==> flow/design.v <==
`timescale 1ns / 1ps
module sparse_detector #(
    parameter WORD_SIZE = 64
)(
    input  wire [WORD_SIZE-1:0] data_in,
    output wire                 is_zero,     
    output wire                 is_sparse    
);
    assign is_zero = (data_in == {WORD_SIZE{1'b0}});
    function integer count_ones;
        input [WORD_SIZE-1:0] v;
        integer i, cnt;
        begin
            cnt = 0;
            for (i = 0; i < WORD_SIZE; i = i + 1)
                cnt = cnt + v[i];
            count_ones = cnt;
        end
    endfunction
    wire [6:0] ones_count = count_ones(data_in);
    assign is_sparse = (ones_count < (WORD_SIZE / 10));
endmodule
`timescale 1ns / 1ps
module adaptive_pe #(
    parameter integer MAX_WIDTH = 64,
    parameter integer MAX_ACC_WIDTH = 20   
)(
    input  wire                         clk,
    input  wire                         reset,
    input  wire                         ce,
    input  wire                         accumulate,
    input  wire                         test_mode,
    input  wire [2:0]                   precision_mode,
    input  wire [MAX_WIDTH-1:0]         weight_in,
    input  wire [MAX_WIDTH-1:0]         activation_in,
    input  wire [MAX_WIDTH-1:0]         mask_in,
    output reg  [MAX_ACC_WIDTH-1:0]     accumulated_sum,
    output wire                         clock_gated,
    output wire                         computation_skipped,
    output wire [2:0]                   active_precision   
);
    reg [6:0] active_bits;       
    reg [5:0] parallel_ops;      
    reg [8:0] max_value;         
    always @(*) begin
        case (precision_mode)
            3'b000: begin   
                active_bits = 7'd64;
                parallel_ops = 6'd64;
                max_value = 9'd1;
            end
            3'b001: begin   
                active_bits = 7'd64;
                parallel_ops = 6'd32;
                max_value = 9'd3;
            end
            3'b010: begin   
                active_bits = 7'd64;
                parallel_ops = 6'd16;
                max_value = 9'd15;
            end
            3'b011: begin   
                active_bits = 7'd64;
                parallel_ops = 6'd8;
                max_value = 9'd255;
            end
            default: begin   
                active_bits = 7'd64;
                parallel_ops = 6'd64;
                max_value = 9'd1;
            end
        endcase
    end
    assign active_precision = precision_mode;
    wire weight_is_zero, activation_is_zero;
    wire weight_is_sparse, activation_is_sparse;
    sparse_detector #(
        .WORD_SIZE(MAX_WIDTH)
    ) weight_detector (
        .data_in(weight_in),
        .is_zero(weight_is_zero),
        .is_sparse(weight_is_sparse)
    );
    sparse_detector #(
        .WORD_SIZE(MAX_WIDTH)
    ) activation_detector (
        .data_in(activation_in),
        .is_zero(activation_is_zero),
        .is_sparse(activation_is_sparse)
    );
    wire skip_compute = weight_is_zero || activation_is_zero;
    assign computation_skipped = skip_compute && ce;
    wire pe_enable = ce && !skip_compute;
    wire acc_enable = pe_enable || test_mode;
    assign clock_gated = !pe_enable;
    reg [MAX_ACC_WIDTH-1:0] compute_result;
    always @(*) begin
        case (precision_mode)
            3'b000: compute_result = compute_1bit();
            3'b001: compute_result = compute_2bit();
            3'b010: compute_result = compute_4bit();
            3'b011: compute_result = compute_8bit();
            default: compute_result = {MAX_ACC_WIDTH{1'b0}};
        endcase
    end
    function [MAX_ACC_WIDTH-1:0] compute_1bit;
        reg [MAX_WIDTH-1:0] xnor_result;
        integer i, count;
        begin
            xnor_result = ~(weight_in ^ activation_in) & mask_in;
            count = 0;
            for (i = 0; i < MAX_WIDTH; i = i + 1) begin
                count = count + xnor_result[i];
            end
            compute_1bit = count[MAX_ACC_WIDTH-1:0];
        end
    endfunction
    function [MAX_ACC_WIDTH-1:0] compute_2bit;
        integer i;
        reg [1:0] w, a;
        reg [3:0] product;
        integer sum;
        begin
            sum = 0;
            for (i = 0; i < 32; i = i + 1) begin
                w = weight_in[i*2 +: 2];
                a = activation_in[i*2 +: 2];
                product = w * a;   
                sum = sum + product;
            end
            compute_2bit = sum[MAX_ACC_WIDTH-1:0];
        end
    endfunction
    function [MAX_ACC_WIDTH-1:0] compute_4bit;
        integer i;
        reg [3:0] w, a;
        reg [7:0] product;
        integer sum;
        begin
            sum = 0;
            for (i = 0; i < 16; i = i + 1) begin
                w = weight_in[i*4 +: 4];
                a = activation_in[i*4 +: 4];
                product = w * a;   
                sum = sum + product;
            end
            compute_4bit = sum[MAX_ACC_WIDTH-1:0];
        end
    endfunction
    function [MAX_ACC_WIDTH-1:0] compute_8bit;
        integer i;
        reg [7:0] w, a;
        reg [15:0] product;
        integer sum;
        begin
            sum = 0;
            for (i = 0; i < 8; i = i + 1) begin
                w = weight_in[i*8 +: 8];
                a = activation_in[i*8 +: 8];
                product = w * a;   
                sum = sum + product;
            end
            compute_8bit = sum[MAX_ACC_WIDTH-1:0];
        end
    endfunction
    always @(posedge clk or posedge reset) begin
        if (reset) begin
            accumulated_sum <= {MAX_ACC_WIDTH{1'b0}};
        end else if (acc_enable) begin
            if (!accumulate) begin
                accumulated_sum <= {MAX_ACC_WIDTH{1'b0}};
            end else begin
                accumulated_sum <= accumulated_sum + compute_result;
            end
        end
    end
endmodule
From RTL to reports: adaptive_pe

The steps from the RTL of adaptive_pe to its reports follow in flow order.
Lines are those of the file above, counted from 1.
Operators: Yosys type, input widths -> output width; for muxes data width and select width s.
Library cell names are shortened.
Not given: n/a

Top module: adaptive_pe
Clock port: clk
Cell library: sky130hd
Library corner: tt_025C_1v80

Word level

Counts by Yosys on the flattened word-level netlist (proc, flatten, opt, wreduce; memories kept). Register bits leave out memories and registers merged into their read ports (data or address); mux counts leave out enables and synchronous resets folded into registers. Print and check cells are left out. Cells with the same type and inputs are merged into one.

Register bits: 20
Input port bits: 200
Output and inout bits: 25
Word-level cells: 191

Add/sub/neg operators: 117
$mul: 56
Eq/ne operators: 3
Multiplexer cells: 2
Bitwise logic cells: 3
Reductions and logical operators: 9

Operators by type and width:

| cell             | number |
| $mul 8x8->16     | 8 |
| $add 20x1->20    | 44 |
| $mul 4x4->8      | 16 |
| $add 20x4->20    | 15 |
| $mul 2x2->4      | 32 |
| $logic_not 64->1 | 2 |
| $pmux 20 s4      | 1 |
| $and 64x64->64   | 1 |
| $xor 64x64->64   | 1 |
| $not 64->64      | 1 |
| $add 20x16->20   | 3 |
| $add 20x8->20    | 3 |
| $add 19x1->20    | 1 |
| $add 19x16->20   | 1 |
| $add 19x4->20    | 1 |
| $add 19x8->20    | 1 |
| $add 20x20->20   | 1 |
| $mux 20          | 1 |
| $add 18x1->19    | 1 |
| $add 18x16->19   | 1 |
| $add 18x4->19    | 1 |
| $add 18x8->19    | 1 |
| $add 17x1->18    | 1 |
| $add 17x16->18   | 1 |
| $add 17x4->18    | 1 |
| $add 17x8->18    | 1 |
| $add 16x1->17    | 1 |
| $add 16x16->17   | 1 |

Other operator kinds: 43; their cells: 47.

Depth

Depth = most cells in a row (Yosys ltp): at word level without a register or memory, in the mapped netlist without a sequential cell, where the memories' decode and read muxes count.

Depth after elaboration: 69
ABC_AREA: 0
Gate-level depth with buffers: 40
Gate-level depth less buffers: 40

Netlist

The flow's flattened synthesis, as Yosys stat reports it; memories are mapped. The netlist is that of the ABC_AREA named above (0 if unset); the other value can give another one.
The area totals of this step are shown rounded.

Cell count: 3,489
Chip area (Yosys): 34,270 um^2
Area of sequential cells: 500.5 um^2
Flip-flop cells: 20

Cells by type:

| cell     | number |
| fa_1     | 869 |
| ha_1     | 546 |
| inv_1    | 1,154 |
| and2_1   | 283 |
| nand2_1  | 221 |
| dfrtp_1  | 20 |
| nand2b_1 | 43 |
| xnor2_1  | 30 |
| a21o_1   | 28 |
| nor4_1   | 33 |
| nor2b_1  | 32 |
| a21oi_1  | 35 |
| xor2_1   | 19 |
| nor2_1   | 29 |
| nand3_1  | 19 |
| o21ai_0  | 15 |
| nand4_1  | 10 |
| a22oi_1  | 8 |

Not listed: further types 40, cells in them 95.
The figures by module come from a second, unflattened synthesis with its own total; it is not the netlist above.

Cells (unflattened synthesis): 3,825
Area (unflattened synthesis): 37,680 um^2

Rows give one instance, submodules left out.

Modules:

| module                         | times used | cells | area (um^2) |
| adaptive_pe                    | 1          | 3,441 | 34,010 |
| sparse_detector (WORD_SIZE=64) | 2          | 192   | 1,836 |

Path before layout

Path of least setup slack by OpenSTA after synthesis, without wires, with an ideal clock, recovery checks aside; 20% of the period is set as input and as output delay. Where synthesis merged equal registers, the netlist keeps one of their names.

Kind: input-to-reg
Start point: input weight_in[61]
End point: register accumulated_sum[19]
Period: 13.0 ns
External input delay: 2.600 ns
Setup time: 0.127 ns
Arrival time: 11.281 ns
Setup slack: 1.592 ns
Path delay: 8.808 ns
Stages: 36
Buffers on the path: 0
Synthesis period reached: 11.408 ns

"path delay" is the arrival time less input delay plus setup time.
"stages" counts driving pins, that of a launching flip-flop among them; a cell with two outputs on the path counts twice.
"synthesis period reached" = period - worst setup slack (recovery checks aside). The figure is calculated, with input and output delays left at 20% of the set period.
Between the ends stands the longest chain of elaborated cells between them, by number of cells; it is not shown to be the way that was timed. Of several equally long chains one is given.
Each line given opens the expression or statement behind the cell; cells for indexed reads and writes are added by Yosys, which also makes memories of some case tables.
At most two assigning lines are given for a register; there are more.

Cells stage by stage: ha_1 inv_1 fa_1 fa_1 inv_1 fa_1 fa_1 inv_1 fa_1 fa_1 inv_1 fa_1 inv_1 fa_1 fa_1 fa_1 inv_1 ha_1 a21o_1 a21o_1 a21oi_1 nor2_1 a211oi_1 o21ai_1 a211oi_1 o22ai_1 ha_1 nand3_1 nor2_1 nor3b_1 o21ai_0 nor3_1 o41ai_2 xnor2_1 a21oi_1 o22ai_1
Length of the longest elaborated chain: 9
Elaborated cells between the ends (all ways): 21
RTL lines with such cells: 15

RTL lines, path post-synthesis:

| element                    | RTL line | text |
| from (decl)                | 34       | `input  wire [MAX_WIDTH-1:0]         weight_in,` |
| $xor 64x64->64             | 110      | `xnor_result = ~(weight_in ^ activation_in) & mask_in;` |
| $not 64->64                | 110      |  |
| $and 64x64->64             | 110      |  |
| $add 20x1->20 (3 in a row) | 113      | `count = count + xnor_result[i];` |
| $pmux 20 s4                | 98       | `case (precision_mode)` |
| $add 20x20->20             | 173      | `accumulated_sum <= accumulated_sum + compute_result;` |
| $mux 20                    | 170      | `if (!accumulate) begin` |
| to (assign)                | 171      | `accumulated_sum <= {MAX_ACC_WIDTH{1'b0}};` |
| to (assign)                | 173      |  |
| to (decl)                  | 37       | `output reg  [MAX_ACC_WIDTH-1:0]     accumulated_sum,` |

Worst path after layout

From the final timing report of record 1: the path of least setup slack in the routed layout; clock arrival at registers is part of the times.

Kind: input-to-reg
Start point: input activation_in[26]
End point: register accumulated_sum[19]
Period: 8.44 ns
External input delay: 1.69 ns
Setup time: 0.08 ns
Arrival time: 11.03 ns
Setup slack: -2.42 ns
Stages: 37
Buffers on the path: 4

Between the ends stands the longest chain of elaborated cells between them, by number of cells; it is not shown to be the way that was timed. Of several equally long chains one is given.
At most two assigning lines are given for a register; there are more.

Cells stage by stage: buf_2 buf_6 buf_12 nand2_4 inv_2 fa_1 inv_1 fa_2 fa_1 fa_1 inv_1 fa_2 fa_2 fa_2 fa_1 fa_1 inv_1 fa_2 inv_2 ha_4 or3_4 o211ai_1 nand2b_1 a21o_1 a21o_1 a31oi_4 xor2_2 nor2_2 ha_4 nand3_4 buf_6 a211oi_4 nor3_4 o41ai_2 xnor2_1 a21oi_1 o22ai_1
Length of the longest elaborated chain: 44
Elaborated cells between the ends (all ways): 86
RTL lines with such cells: 15

RTL lines, path after layout:

| element                     | RTL line | text |
| from (decl)                 | 35       | `input  wire [MAX_WIDTH-1:0]         activation_in,` |
| $xor 64x64->64              | 110      | `xnor_result = ~(weight_in ^ activation_in) & mask_in;` |
| $not 64->64                 | 110      |  |
| $and 64x64->64              | 110      |  |
| $add 20x1->20 (38 in a row) | 113      | `count = count + xnor_result[i];` |
| $pmux 20 s4                 | 98       | `case (precision_mode)` |
| $add 20x20->20              | 173      | `accumulated_sum <= accumulated_sum + compute_result;` |
| $mux 20                     | 170      | `if (!accumulate) begin` |
| to (assign)                 | 171      | `accumulated_sum <= {MAX_ACC_WIDTH{1'b0}};` |
| to (assign)                 | 173      |  |
| to (decl)                   | 37       | `output reg  [MAX_ACC_WIDTH-1:0]     accumulated_sum,` |

--- measured runs ---
Design adaptive_pe on sky130hd. What follows are 3 stored runs of the flow, each under its own settings; their order means nothing. The constraints put input and output delay at 20% of the set period each and load the outputs with 0.01 pF.
"period achieved" = clock period - worst setup slack. The figure is calculated, with input and output delays left at 20% of the set period.
"worst path time" means the part of the period allowed to the worst setup path (the constraints hold back 20% at inputs and 20% at outputs) less its slack; where the path has registers, the arrival times of their clocks count too.
The results are shown rounded.
A setting shown as - is not set for that run.

| setting or result                         | record 1     | record 2     | record 3     |
| CAP_MARGIN                                | 10           | 10           | 10           |
| CORE_MARGIN                               | 7            | 7            | 7            |
| CORE_UTILIZATION                          | 21           | 22           | 22           |
| CTS_CLUSTER_DIAMETER                      | 241          | 241          | 241          |
| GPL_TIMING_DRIVEN                         | 0            | 0            | 0            |
| HOLD_SLACK_MARGIN                         | 0.04         | -0.08        | 0.04         |
| MAX_ROUTING_LAYER                         | met4         | met5         | met5         |
| PLACE_DENSITY_LB_ADDON                    | 0.25         | 0.25         | 0.25         |
| TNS_END_PERCENT                           | 45           | 90           | 90           |
| period_ns                                 | 8.44         | 8.44         | 8.44         |
| SLEW_MARGIN                               | 20           | 20           | 20           |
| ABC_AREA                                  | -            | 1            | 1            |
| CTS_CLUSTER_SIZE                          | -            | 46           | -            |
| GPL_ROUTABILITY_DRIVEN                    | -            | 0            | 0            |
| SETUP_SLACK_MARGIN                        | -            | 1.2          | -            |
| mapped cell area after synthesis (um^2)   | 34,270       | 35,860       | 35,860       |
| die area (um^2)                           | 174,700      | 174,500      | 174,500      |
| standard-cell area after layout (um^2)    | 40,930       | 46,260       | 46,740       |
| utilization after routing (%)             | 25.2         | 28.7         | 29.0         |
| worst setup slack after layout (ns)       | -2.418       | -1.578       | -1.603       |
| total negative slack on setup checks (ns) | -33.07       | -23.79       | -24.60       |
| worst hold slack (ns)                     | 0.511        | 0.527        | 0.532        |
| period achieved (ns)                      | 10.858       | 10.018       | 10.043       |
| worst path time (ns)                      | 9.17         | 8.33         | 8.35         |
| critical path type                        | input-to-reg | input-to-reg | input-to-reg |
--- end ---
